==> flow/design.v <==
module PIEZO_reality_and_damedame(RESETN,CLK_1MHZ,A,T,SONG );
input RESETN,CLK_1MHZ,A,T;
output SONG;
reg SONG;
reg BUFF,BUFF2;
reg [10:0] freq,freq2;
reg [31:0] CNT_SOUND,CNT_SOUND2;
integer CLK_COUNT,CLK_COUNT2;
integer scale,scale2;
always @(*)
begin
if(A&&~T)
	SONG = BUFF;
else if(~A&&T)
	SONG = BUFF2;	
else 
	SONG =0;
end
always @( posedge CLK_1MHZ)
begin
	case(scale)
		-2: freq <= 0;
		-1: freq <= 0;
		0: freq <= 1012;	 
		1:	freq <= 1516;	  
		2:	freq <= 955;		  
		3: freq <= 1012;	  
		4: freq <= 1136;	  
		5: freq <= 1275;	  
		6: freq <= 1012;	  
		7: freq <= 0;	     
		8: freq <= 1607;	  
		9: freq <= 955;		  
		10: freq <= 1012;	  
		11: freq <= 1136;	  
		12: freq <= 1275;	  
		13: freq <= 1012;	  
		14: freq <= 675;	  
		15: freq <= 758;	  
		16: freq <= 1012;	  
		17: freq <= 0;	 	  
		18: freq <= 1516;	  
		19: freq <= 1351;	  
		20: freq <= 1275;	  
		21: freq <= 1012;	  
		22: freq <= 1136;	  
		23: freq <= 1204;	  
		24: freq <= 1136;	  
		25: freq <= 0;	  
		26: freq <= 1516;	  
		27: freq <= 758;	  
		28: freq <= 851;	  
		29: freq <= 902;	  
		30: freq <= 851;	  
		31: freq <= 0;	  
		32: freq <= 1275;	  
		33: freq <= 851;	  
		34: freq <= 955;	  
		35: freq <= 1012;	  
		36: freq <= 955;	  
		37: freq <= 1012;	  
		38: freq <= 1136;	  
		39: freq <= 0;	 	  
		40: freq <= 1012;	  
		41: freq <= 1516;	  
		42: freq <= 955;	  
		43: freq <= 1012;	  
		44: freq <= 1136;	  
		45: freq <= 1275;	  
		46: freq <= 1012;	  
		47: freq <= 0;	     
		48: freq <= 1607;	  
		49: freq <= 955;	 
		50: freq <= 1012;	  
		51: freq <= 1136;	  
		52: freq <= 1275;	  
		53: freq <= 1012;	  
		54: freq <= 675;	  
		55: freq <= 758;	  
		56: freq <= 1012;	  
		57: freq <= 0;	 	  
		58: freq <= 1516;	  
		59: freq <= 1351;	  
		60: freq <= 1275;	  
		61: freq <= 1012;	  
		62: freq <= 1136;	  
		63: freq <= 1204;	  
		64: freq <= 1136;	  
		65: freq <= 0;	  
		66: freq <= 1516;	  
		67: freq <= 758;	  
		68: freq <= 851;	  
		69: freq <= 902;	  
		70: freq <= 851;	  
		71: freq <= 0;	  
		72: freq <= 1275;	  
		73: freq <= 851;	  
		74: freq <= 955;	  
		75: freq <= 1012;	  
		76: freq <= 1136;	  
		77: freq <= 1275;	  
		78: freq <= 1275;	  
		79: freq <= 0;       
		default: freq <= 0;
	endcase
	case(scale2)
		-2: freq2 <= 0;
		-1: freq2 <= 0;	 
		0: freq2 <= 955;	  
		1: freq2 <= 851;	  
		2: freq2 <= 955;	  
		3: freq2 <= 758;	  
		4: freq2 <= 758;	  
		5: freq2 <= 758;	  
		6: freq2 <= 758;	  
		7: freq2 <= 758;	  
		8: freq2 <= 0;	  
		8: freq2 <= 0;	  
		9: freq2 <= 955;	  
		10: freq2 <= 955;	  
		11: freq2 <= 1012;	
		12: freq2 <= 1012;	
		13: freq2 <= 1012;	
		14: freq2 <= 1012;	
		15: freq2 <= 955;	 
		16: freq2 <= 955;	 
		17: freq2 <= 851;	 
		18: freq2 <= 851;	 
		19: freq2 <= 1136;	  
		20: freq2 <= 1275;	  
		21: freq2 <= 1275;	 
		22: freq2 <= 1275;	 
		23: freq2 <= 1275;	 
		24: freq2 <= 1275;	 
		25: freq2 <= 1275;	 
		26: freq2 <= 1275;	 
		27: freq2 <= 0;	  
		28: freq2 <= 0;	  
		29: freq2 <= 0;	  
		30: freq2 <= 0;	  
		31: freq2 <= 1275;	  
		32: freq2 <= 1431;	  
		33: freq2 <= 1516;	  
		34: freq2 <= 1431;	  
		35: freq2 <= 1431;	  
		36: freq2 <= 1431;	  
		37: freq2 <= 1431;	  
		38: freq2 <= 1431;	  
		39: freq2 <= 0;	  
		40: freq2 <= 0;	  
		41: freq2 <= 1136;	  
		42: freq2 <= 1136;	  
		43: freq2 <= 1012;	 
		44: freq2 <= 1012;	 
		45: freq2 <= 1012;	 
		46: freq2<= 1012;	 
		47: freq2<= 758;	  
		48: freq2 <= 758;	  
		49: freq2 <= 1012;	 
		50: freq2 <= 1012;	 
		51: freq2 <= 851;	 
		52:	freq2 <= 955;	 
		53:	freq2 <= 955;	 
		54:	freq2 <= 955;	 
		55:	freq2 <= 955;	 
		56:	freq2 <= 955;	 
		57:	freq2 <= 955;	 
		58:	freq2 <= 955;	 
		59:	freq2 <= 0;	  
		60:	freq2 <= 0;	  
		61:	freq2 <= 0;	  
		62:	freq2 <= 0;	  
		63:	freq2 <= 955;	 
		64:	freq2 <= 851;	 
		65:	freq2 <= 955;	 
		66:	freq2 <= 758;	  
		67:	freq2 <= 758;	  
		68:	freq2 <= 758;	  
		69:	freq2 <= 758;	  
		70:	freq2 <= 758;	  
		71:	freq2 <= 0;	  
		72:	freq2 <= 0;	  
		73:	freq2 <= 1136;	  
		74:	freq2 <= 1012;	 
		75:	freq2 <= 955;	 
		76:	freq2 <= 955;	 
		77:	freq2 <= 955;	 
		78:	freq2 <= 955;	 
		79:	freq2 <= 851;	 
		80:	freq2 <= 851;	 
		81:	freq2 <= 851;	 
		82:	freq2 <= 851;	 
		83:	freq2 <= 1275;	  
		84:	freq2 <= 1275;	  
		85:	freq2 <= 851;	 
		86:	freq2 <= 851;	 
		87:	freq2 <= 955;	 
		88:	freq2 <= 955;	 
		89:	freq2 <= 955;	 
		90:	freq2 <= 955;	 
		91:	freq2 <= 955;	 
		92:	freq2 <= 955;	 
		93:	freq2 <= 0;	  
		94:	freq2 <= 0;	  
		95:	freq2<= 0;	  
		96:	freq2<= 0;	  
		97:	freq2 <= 1516;	  
		98:	freq2 <= 1431;	  
		99:	freq2 <= 1275;	  
	100:	freq2 <= 1431;	  
	101:	freq2 <= 955;	 
	102:	freq2 <= 955;	 
	103:	freq2 <= 955;	 
	104:	freq2 <= 955;	 
	105:	freq2 <= 955;	 
	106:	freq2 <= 955;	 
	107:	freq2 <= 0;	  
	108:	freq2 <= 0;	  
	109:	freq2 <= 0;	  
	110:	freq2 <= 0;	  
	111:	freq2 <= 0;	  
	112:	freq2 <= 0;	  
	113:	freq2 <= 1516;	 
	114:	freq2<= 1431;	 
	115:	freq2 <= 1275;	  
	116:	freq2 <= 1431;	  
	117:	freq2 <= 851;	 
	118:	freq2 <= 851;	 
	119:	freq2 <= 851;	 
	120:	freq2 <= 851;	 
	121:	freq2 <= 851;	 
	122:	freq2 <= 851;	 
	123:	freq2 <= 0;	  
	124:	freq2 <= 0;	  
	125:	freq2 <= 0;	  
	126:	freq2 <= 0;	  
	127:	freq2 <= 851;	 
	128:	freq2 <= 955;	 
	129:	freq2 <= 1012;	 
	130:	freq2<= 955;	 
	default: freq <= 0;
	endcase		
end
always @(negedge RESETN or posedge CLK_1MHZ)
begin
	if(RESETN==1'b0)
		begin
				scale <= -2;
				BUFF <= 0;
				CNT_SOUND <= 0;
				CLK_COUNT <= 0;
		end
	else
		begin
			if(A)
				begin
					if( scale== -2 || scale == -1||
						 scale == 1|| scale == 2|| scale == 4|| scale == 5 || scale == 7 ||
						 scale == 8|| scale == 9|| scale == 11|| scale == 12|| scale == 15||
						 scale == 17|| scale == 18|| scale == 19|| scale == 20|| scale == 21||
						 scale ==23|| scale ==25|| scale == 26|| scale == 27|| scale == 29||
						 scale ==31|| scale ==32|| scale ==33|| scale ==35 || scale ==37 ||
						 scale ==41|| scale ==42|| scale == 44|| scale == 45|| scale == 47||
						 scale == 48|| scale == 49|| scale == 51|| scale == 52|| scale == 55||
						 scale ==57|| scale ==58|| scale == 59|| scale == 60|| scale == 61||
						 scale ==63|| scale ==65|| scale == 66|| scale == 67|| scale == 69||
						 scale ==71|| scale ==72|| scale == 73|| scale == 75 )
						 begin
								if( (CLK_COUNT < 300000) )         
									begin
										if(CNT_SOUND >= freq)   
											begin
												CNT_SOUND <= 0;   
												BUFF <= ~BUFF;					
												CLK_COUNT <= CLK_COUNT+1; 
											end				
										else   
											begin
												CNT_SOUND <=CNT_SOUND +1;  
												CLK_COUNT <= CLK_COUNT+1;
											end
									end						
								else  
									begin
										CLK_COUNT <= 0;	
										CNT_SOUND <= 0;	
										scale <= scale + 1;
									end
						end
					else if(scale == 3|| scale == 6|| scale ==10|| scale ==22 || scale ==24 ||
						 scale ==28|| scale ==30|| scale == 34|| scale == 39|| scale == 43||
						 scale == 46|| scale == 50|| scale == 62|| scale == 64|| scale == 68 ||scale == 70||
						 scale ==74|| scale ==77|| scale == 79)
							begin
								if( (CLK_COUNT < 600000) )         
									begin
										if(CNT_SOUND >= freq)   
											begin
												CNT_SOUND <= 0;   
												BUFF <= ~BUFF;					
												CLK_COUNT <= CLK_COUNT+1; 
											end				
										else   
											begin
												CNT_SOUND <=CNT_SOUND +1;  
												CLK_COUNT <= CLK_COUNT+1;
											end
									end						
								else  
									begin
										CLK_COUNT <= 0;	
										CNT_SOUND <= 0;
										scale <= scale + 1;
									end
							end	
					else if(scale == 0|| scale ==14|| scale ==36|| scale ==40 || scale ==54 ||
						 scale ==76)
						 begin
								if( (CLK_COUNT < 900000) )         
									begin
										if(CNT_SOUND >= freq)   
											begin
												CNT_SOUND <= 0;   
												BUFF <= ~BUFF;					
												CLK_COUNT <= CLK_COUNT+1; 
											end				
										else   
											begin
												CNT_SOUND <=CNT_SOUND +1;  
												CLK_COUNT <= CLK_COUNT+1;
											end
									end						
								else  
									begin
										CLK_COUNT <= 0;	
										CNT_SOUND <= 0;	
										scale <= scale + 1;
									end
							end
					else if(scale == 13|| scale ==16|| scale ==38|| scale ==53 || scale ==56 ||
						 scale ==78)
						 begin
								if( (CLK_COUNT < 1200000) )         
									begin
										if(CNT_SOUND >= freq)   
											begin
												CNT_SOUND <= 0;   
												BUFF <= ~BUFF;					
												CLK_COUNT <= CLK_COUNT+1; 
											end				
										else   
											begin
												CNT_SOUND <=CNT_SOUND +1;  
												CLK_COUNT <= CLK_COUNT+1;
											end
									end						
								else  
									begin
										CLK_COUNT <= 0;	
										CNT_SOUND <= 0;	
										scale <= scale + 1;
									end
						 end
					else       
						begin
							scale <= -2;
							BUFF  <= 0;
							CNT_SOUND <= 0;
							CLK_COUNT <= 0;
						end
				end
				else 
					begin
							scale <= -2;
							BUFF  <= 0;
							CNT_SOUND <= 0;
							CLK_COUNT <= 0;
					end
			end
end
always @(negedge RESETN or posedge CLK_1MHZ)
begin
	if(RESETN==1'b0)
		begin
				scale2<= -2;
				BUFF2 <= 0;
				CNT_SOUND2 <= 0;
				CLK_COUNT2 <= 0;
		end
	else
		begin	
			if(T)
				begin
					if(scale2 < 131) 
						begin
							if( (CLK_COUNT2 < 250000) )        
											begin
												if(CNT_SOUND2 >= freq2)   
													begin
														CNT_SOUND2 <= 0;   
														BUFF2 <= ~BUFF2;					
														CLK_COUNT2 <= CLK_COUNT2+1; 
													end				
												else   
													begin
														CNT_SOUND2 <=CNT_SOUND2 +1;  
														CLK_COUNT2 <= CLK_COUNT2+1;
													end
												end						
							else 
								begin
									CLK_COUNT2 <= 0;	
									CNT_SOUND2 <= 0;	
									scale2 <= scale2 + 1;
								end
						end
					else
						begin
							CLK_COUNT2 <= 0;	
							CNT_SOUND2 <= 0;	
							scale2 <= -2;
						end
				end
				else
					begin
						scale2<= -2;
						BUFF2 <= 0;
						CNT_SOUND2 <= 0;
						CLK_COUNT2 <= 0;
					end
	  end
end
endmodule
Wiki page: PIEZO_reality_and_damedame / tool data

Tool chain data of PIEZO_reality_and_damedame
Each step is given for the RTL above and for the edited RTL.
"before" refers to lines of the RTL above, "after" to lines of the edited file.
"change" is "after" less "before", of the values as shown; "rel_change_pct" is that difference over "before", in percent.
Cell names lack the library's common part.
{"block": "design", "top": "PIEZO_reality_and_damedame", "clock_port": "CLK_1MHZ", "lib": "sky130hd", "corner": "tt_025C_1v80"}

Diff
Unified diff, file above to edited file.
The edit is scripted, without regard to the design's behaviour, which it may alter; it was not made to optimise anything.
begin of diff
@@ -135,5 +135,4 @@
 		25: freq2 <= 1275;	 
 		26: freq2 <= 1275;	 
-		27: freq2 <= 0;	  
 		28: freq2 <= 0;	  
 		29: freq2 <= 0;	  
end of diff

Word-level counts
Source: Yosys, flattened and elaborated, memories not mapped. Widths are those after wreduce. Registers that Yosys merges into a memory's read port (data or address) are not register bits. Print and check cells do not count.
{"block": "classes", "item": "n_addsub", "before": 6, "after": 6, "change": 0, "rel_change_pct": 0.00}
{"block": "classes", "item": "n_cmp", "before": 8, "after": 8, "change": 0, "rel_change_pct": 0.00}
{"block": "classes", "item": "n_eq", "before": 294, "after": 293, "change": -1, "rel_change_pct": -0.34}
{"block": "classes", "item": "muxes", "before": 56, "after": 56, "change": 0, "rel_change_pct": 0.00}
{"block": "classes", "item": "bitwise", "before": 4, "after": 4, "change": 0, "rel_change_pct": 0.00}
{"block": "classes", "item": "reduce_logical", "before": 109, "after": 109, "change": 0, "rel_change_pct": 0.00}
{"block": "op_table", "operator": "32-bit by 5-bit equality test with 1-bit output (second input constant)", "before": 37, "after": 36, "change": -1, "rel_change_pct": -2.70}
{"block": "op_table", "operator": "133-bit OR reduction", "before": 1, "after": 0, "change": -1, "rel_change_pct": -100.00}
{"block": "op_table", "operator": "29-bit OR reduction", "before": 1, "after": 0, "change": -1, "rel_change_pct": -100.00}
{"block": "op_table", "operator": "132-bit OR reduction", "before": 0, "after": 1, "change": 1}
{"block": "op_table", "operator": "28-bit OR reduction", "before": 0, "after": 1, "change": 1}
Operator kinds equal on both sides are left out: 46.
{"block": "word_totals", "item": "ff_bits", "before": 216, "after": 216, "change": 0, "rel_change_pct": 0.00}
{"block": "word_totals", "item": "output_inout_bits", "before": 1, "after": 1, "change": 0, "rel_change_pct": 0.00}
{"block": "word_totals", "item": "wordCells", "before": 487, "after": 486, "change": -1, "rel_change_pct": -0.21}

Longest topological paths
Longest topological path by Yosys (ltp), each cell counted once; first at word level (registers and memories cut), then after technology mapping (sequential cells cut; the memories' decode and read muxes count).
{"block": "logic_depth", "item": "word_depth", "before": 53, "after": 53, "change": 0, "rel_change_pct": 0.00}
{"block": "logic_depth", "item": "abc_area", "before": "0", "after": "0"}
{"block": "logic_depth", "item": "depth_mapped", "before": 15, "after": 13, "change": -2, "rel_change_pct": -13.33}
{"block": "logic_depth", "item": "depth_no_buf", "before": 12, "after": 11, "change": -1, "rel_change_pct": -8.33}

After synthesis
Yosys stat after the flow's synthesis: flattened, memories mapped to cells. It holds for the ABC_AREA given above (unset counts as 0); a run with the other value may have another netlist.
{"block": "mapped", "item": "mapped_cells", "before": 1274, "after": 1283, "change": 9, "rel_change_pct": 0.71}
{"block": "mapped", "item": "mapped_area_um2", "before": 11717.5, "after": 11838.9, "change": 121.4, "rel_change_pct": 1.04}
{"block": "mapped", "item": "flip_flops", "before": 216, "after": 216, "change": 0, "rel_change_pct": 0.00}
{"block": "mapped", "item": "buf_cells", "before": 62, "after": 66, "change": 4, "rel_change_pct": 6.45}
{"block": "types", "cell": "nand2_1", "before": 107, "after": 128, "change": 21, "rel_change_pct": 19.63}
{"block": "types", "cell": "nand3_1", "before": 85, "after": 68, "change": -17, "rel_change_pct": -20.00}
{"block": "types", "cell": "nor2_1", "before": 167, "after": 153, "change": -14, "rel_change_pct": -8.38}
{"block": "types", "cell": "xnor2_1", "before": 36, "after": 49, "change": 13, "rel_change_pct": 36.11}
{"block": "types", "cell": "a211oi_1", "before": 21, "after": 11, "change": -10, "rel_change_pct": -47.62}
{"block": "types", "cell": "xor2_1", "before": 62, "after": 53, "change": -9, "rel_change_pct": -14.52}
{"block": "types", "cell": "a31oi_1", "before": 16, "after": 8, "change": -8, "rel_change_pct": -50.00}
{"block": "types", "cell": "clkbuf_1", "before": 39, "after": 46, "change": 7, "rel_change_pct": 17.95}
{"block": "types", "cell": "o21ai_0", "before": 48, "after": 54, "change": 6, "rel_change_pct": 12.50}
{"block": "types", "cell": "and3_1", "before": 32, "after": 38, "change": 6, "rel_change_pct": 18.75}
{"block": "types", "cell": "a21o_1", "before": 6, "after": 11, "change": 5, "rel_change_pct": 83.33}
{"block": "types", "cell": "nand2b_1", "before": 16, "after": 12, "change": -4, "rel_change_pct": -25.00}
{"block": "types", "cell": "buf_2", "before": 15, "after": 11, "change": -4, "rel_change_pct": -26.67}
{"block": "types", "cell": "a211o_1", "before": 7, "after": 3, "change": -4, "rel_change_pct": -57.14}
{"block": "types", "cell": "a32o_1", "before": 6, "after": 2, "change": -4, "rel_change_pct": -66.67}
{"block": "types", "cell": "o21ai_1", "before": 4, "after": 0, "change": -4, "rel_change_pct": -100.00}
{"block": "types", "cell": "o2111ai_1", "before": 1, "after": 5, "change": 4, "rel_change_pct": 400.00}
{"block": "types", "cell": "and3b_1", "before": 0, "after": 4, "change": 4}
Cell types equal on both sides are left out: 21.
Not every row of either side is listed.

Timing after synthesis
Source: OpenSTA report_checks on the synthesized netlist (no wires, ideal clock, input and output delay 20% of the period each), path of least setup slack; recovery checks are left aside. Register names are those of the netlist, which keeps one name where synthesis merged equal registers.
{"block": "synth_path", "item": "path_kind", "before": "in2out", "after": "in2out"}
{"block": "synth_path", "item": "startpoint", "before": "input port A", "after": "input port A"}
{"block": "synth_path", "item": "endpoint", "before": "output port SONG", "after": "output port SONG"}
{"block": "synth_path", "item": "period_ps", "before": 10000, "after": 10000, "change": 0, "rel_change_pct": 0.00}
{"block": "synth_path", "item": "in_delay_ps", "before": 2000, "after": 2000, "change": 0, "rel_change_pct": 0.00}
{"block": "synth_path", "item": "out_delay_ps", "before": 2000, "after": 2000, "change": 0, "rel_change_pct": 0.00}
{"block": "synth_path", "item": "arrival_ps", "before": 2304, "after": 2304, "change": 0, "rel_change_pct": 0.00}
{"block": "synth_path", "item": "path_slack_ps", "before": 5696, "after": 5696, "change": 0}
{"block": "synth_path", "item": "delay_ps", "before": 304, "after": 304, "change": 0, "rel_change_pct": 0.00}
{"block": "synth_path", "item": "stages", "before": 2, "after": 2, "change": 0, "rel_change_pct": 0.00}
{"block": "synth_path", "item": "period_less_setup_slack_ps", "before": 4304, "after": 4304, "change": 0, "rel_change_pct": 0.00}
"delay_ps" is the arrival time less input delay plus setup time.
At an output port there is no setup time.
"stages" counts driving pins, that of a launching flip-flop among them; a cell with two outputs on the path counts twice.
"period_less_setup_slack_ps" = period - worst setup slack (recovery checks aside). The figure is calculated, with input and output delays left at 20% of the set period.
The rows between start and end are the longest chain of elaborated cells between them; the timing report does not say that the signal goes this way. Where chains are equally long, one stands for them.
Each line given opens the expression or statement behind the cell; cells for indexed reads and writes are added by Yosys, which also makes memories of some case tables.
{"block": "synth_via_before", "cell_sequence": "nand2_1 > o21ai_0", "elab_chain_cells": 4, "cone_cells": 5, "cone_lines": 2}
{"block": "synth_lines_before", "item": "start: declaration", "line_no": 2, "rtl": "input RESETN,CLK_1MHZ,A,T;"}
{"block": "synth_lines_before", "item": "1-bit NOT", "line_no": 14, "rtl": "else if(~A&&T)"}
{"block": "synth_lines_before", "item": "1-bit logical AND", "line_no": 14}
{"block": "synth_lines_before", "item": "1-bit two-way mux", "line_no": 14}
{"block": "synth_lines_before", "item": "1-bit two-way mux", "line_no": 12, "rtl": "if(A&&~T)"}
{"block": "synth_lines_before", "item": "end: declaration", "line_no": 3, "rtl": "output SONG;"}
{"block": "synth_via_after", "cell_sequence": "nand2_1 > o21ai_0", "elab_chain_cells": 4, "cone_cells": 5, "cone_lines": 2}
{"block": "synth_lines_after", "item": "start: declaration", "line_no": 2, "rtl": "input RESETN,CLK_1MHZ,A,T;"}
{"block": "synth_lines_after", "item": "1-bit NOT", "line_no": 14, "rtl": "else if(~A&&T)"}
{"block": "synth_lines_after", "item": "1-bit logical AND", "line_no": 14}
{"block": "synth_lines_after", "item": "1-bit two-way mux", "line_no": 14}
{"block": "synth_lines_after", "item": "1-bit two-way mux", "line_no": 12, "rtl": "if(A&&~T)"}
{"block": "synth_lines_after", "item": "end: declaration", "line_no": 3, "rtl": "output SONG;"}

Worst path after layout
Path of least setup slack in the final report of the runs of set A (OpenROAD, finished layout, wires in). Where an end is a register, its clock arrival counts in the times.
The path's times are printed in steps of 10 ps; the period is the one set.
{"block": "layout_path", "item": "path_kind", "before": "in2out", "after": "in2out"}
{"block": "layout_path", "item": "startpoint", "before": "input port A", "after": "input port A"}
{"block": "layout_path", "item": "endpoint", "before": "output port SONG", "after": "output port SONG"}
{"block": "layout_path", "item": "period_ps", "before": 10000, "after": 10000, "change": 0, "rel_change_pct": 0.00}
{"block": "layout_path", "item": "in_delay_ps", "before": 2000, "after": 2000, "change": 0, "rel_change_pct": 0.00}
{"block": "layout_path", "item": "out_delay_ps", "before": 2000, "after": 2000, "change": 0, "rel_change_pct": 0.00}
{"block": "layout_path", "item": "arrival_ps", "before": 3340, "after": 3540, "change": 200, "rel_change_pct": 5.99}
{"block": "layout_path", "item": "path_slack_ps", "before": 4660, "after": 4460, "change": -200}
{"block": "layout_path", "item": "stages", "before": 4, "after": 4, "change": 0, "rel_change_pct": 0.00}
The rows between start and end are the longest chain of elaborated cells between them; the timing report does not say that the signal goes this way. Where chains are equally long, one stands for them.
{"block": "layout_via_before", "cell_sequence": "clkdlybuf4s50_1 > nand2_1 > o21ai_0 > clkdlybuf4s50_1", "elab_chain_cells": 4, "cone_cells": 5, "cone_lines": 2}
{"block": "layout_lines_before", "item": "start: declaration", "line_no": 2, "rtl": "input RESETN,CLK_1MHZ,A,T;"}
{"block": "layout_lines_before", "item": "1-bit NOT", "line_no": 14, "rtl": "else if(~A&&T)"}
{"block": "layout_lines_before", "item": "1-bit logical AND", "line_no": 14}
{"block": "layout_lines_before", "item": "1-bit two-way mux", "line_no": 14}
{"block": "layout_lines_before", "item": "1-bit two-way mux", "line_no": 12, "rtl": "if(A&&~T)"}
{"block": "layout_lines_before", "item": "end: declaration", "line_no": 3, "rtl": "output SONG;"}
{"block": "layout_via_after", "cell_sequence": "clkdlybuf4s50_1 > nand2_1 > o21ai_0 > clkdlybuf4s50_1", "elab_chain_cells": 4, "cone_cells": 5, "cone_lines": 2}
{"block": "layout_lines_after", "item": "start: declaration", "line_no": 2, "rtl": "input RESETN,CLK_1MHZ,A,T;"}
{"block": "layout_lines_after", "item": "1-bit NOT", "line_no": 14, "rtl": "else if(~A&&T)"}
{"block": "layout_lines_after", "item": "1-bit logical AND", "line_no": 14}
{"block": "layout_lines_after", "item": "1-bit two-way mux", "line_no": 14}
{"block": "layout_lines_after", "item": "1-bit two-way mux", "line_no": 12, "rtl": "if(A&&~T)"}
{"block": "layout_lines_after", "item": "end: declaration", "line_no": 3, "rtl": "output SONG;"}

Measured runs
Both versions went through the flow (Yosys, OpenROAD) with the same settings in each pair. Constraints: input delay and output delay 20% of the set period each, output load 0.01 pF.
{"block": "settings_set_A", "period_ns": 10.0, "CAP_MARGIN": 20, "CORE_MARGIN": 2, "CORE_UTILIZATION": 40, "SLEW_MARGIN": 20}
{"block": "measured_set_A", "item": "yosys.chip_area_um2", "before": 11717.5, "after": 11838.9, "change": 121.4, "rel_change_pct": 1.04}
{"block": "measured_set_A", "item": "die_footprint_um2", "before": 30679.3, "after": 30990.1, "change": 310.8, "rel_change_pct": 1.01}
{"block": "measured_set_A", "item": "final_cell_area_um2", "before": 13116.3, "after": 13036.3, "change": -80.0, "rel_change_pct": -0.61}
{"block": "measured_set_A", "item": "final_util_frac", "before": 0.456, "after": 0.451, "change": -0.005}
{"block": "measured_set_A", "item": "timing.setup.ws_ps", "before": 4660, "after": 4458, "change": -202}
{"block": "measured_set_A", "item": "tns_ps", "before": 0, "after": 0, "change": 0}
{"block": "measured_set_A", "item": "fin_hold_ws_ps", "before": 473, "after": 469, "change": -4}
{"block": "measured_set_A", "item": "power_total_uw", "before": 1938, "after": 1773, "change": -165, "rel_change_pct": -8.51}
{"block": "measured_set_A", "item": "achievedPeriod_ps", "before": 5340, "after": 5542, "change": 202, "rel_change_pct": 3.78}
{"block": "settings_set_B", "CELL_PAD_IN_SITES_DETAIL_PLACEMENT": 1, "CORE_UTILIZATION": 38, "CTS_CLUSTER_DIAMETER": 175, "CTS_CLUSTER_SIZE": 57, "GPL_ROUTABILITY_DRIVEN": 1, "PLACE_DENSITY_LB_ADDON": 0.17, "SETUP_SLACK_MARGIN": 0.9, "TNS_END_PERCENT": 30, "period_ns": 6.54, "CAP_MARGIN": 20, "CORE_MARGIN": 2, "SLEW_MARGIN": 20}
{"block": "measured_set_B", "item": "yosys.chip_area_um2", "before": 11717.5, "after": 11838.9, "change": 121.4, "rel_change_pct": 1.04}
{"block": "measured_set_B", "item": "die_footprint_um2", "before": 32256.2, "after": 32582.1, "change": 325.9, "rel_change_pct": 1.01}
{"block": "measured_set_B", "item": "final_cell_area_um2", "before": 12386.9, "after": 12492.0, "change": 105.1, "rel_change_pct": 0.85}
{"block": "measured_set_B", "item": "final_util_frac", "before": 0.406, "after": 0.407, "change": 0.001}
{"block": "measured_set_B", "item": "timing.setup.ws_ps", "before": 2137, "after": 2335, "change": 198}
{"block": "measured_set_B", "item": "tns_ps", "before": 0, "after": 0, "change": 0}
{"block": "measured_set_B", "item": "fin_hold_ws_ps", "before": 491, "after": 493, "change": 2}
{"block": "measured_set_B", "item": "power_total_uw", "before": 2007, "after": 2030, "change": 23, "rel_change_pct": 1.15}
{"block": "measured_set_B", "item": "achievedPeriod_ps", "before": 4403, "after": 4205, "change": -198, "rel_change_pct": -4.50}
"achievedPeriod_ps" means the clock period less the worst setup slack. The figure is calculated, with input and output delays left at 20% of the set period.
"power_total_uw": no workload was simulated; the value follows from the tool's default switching activity.
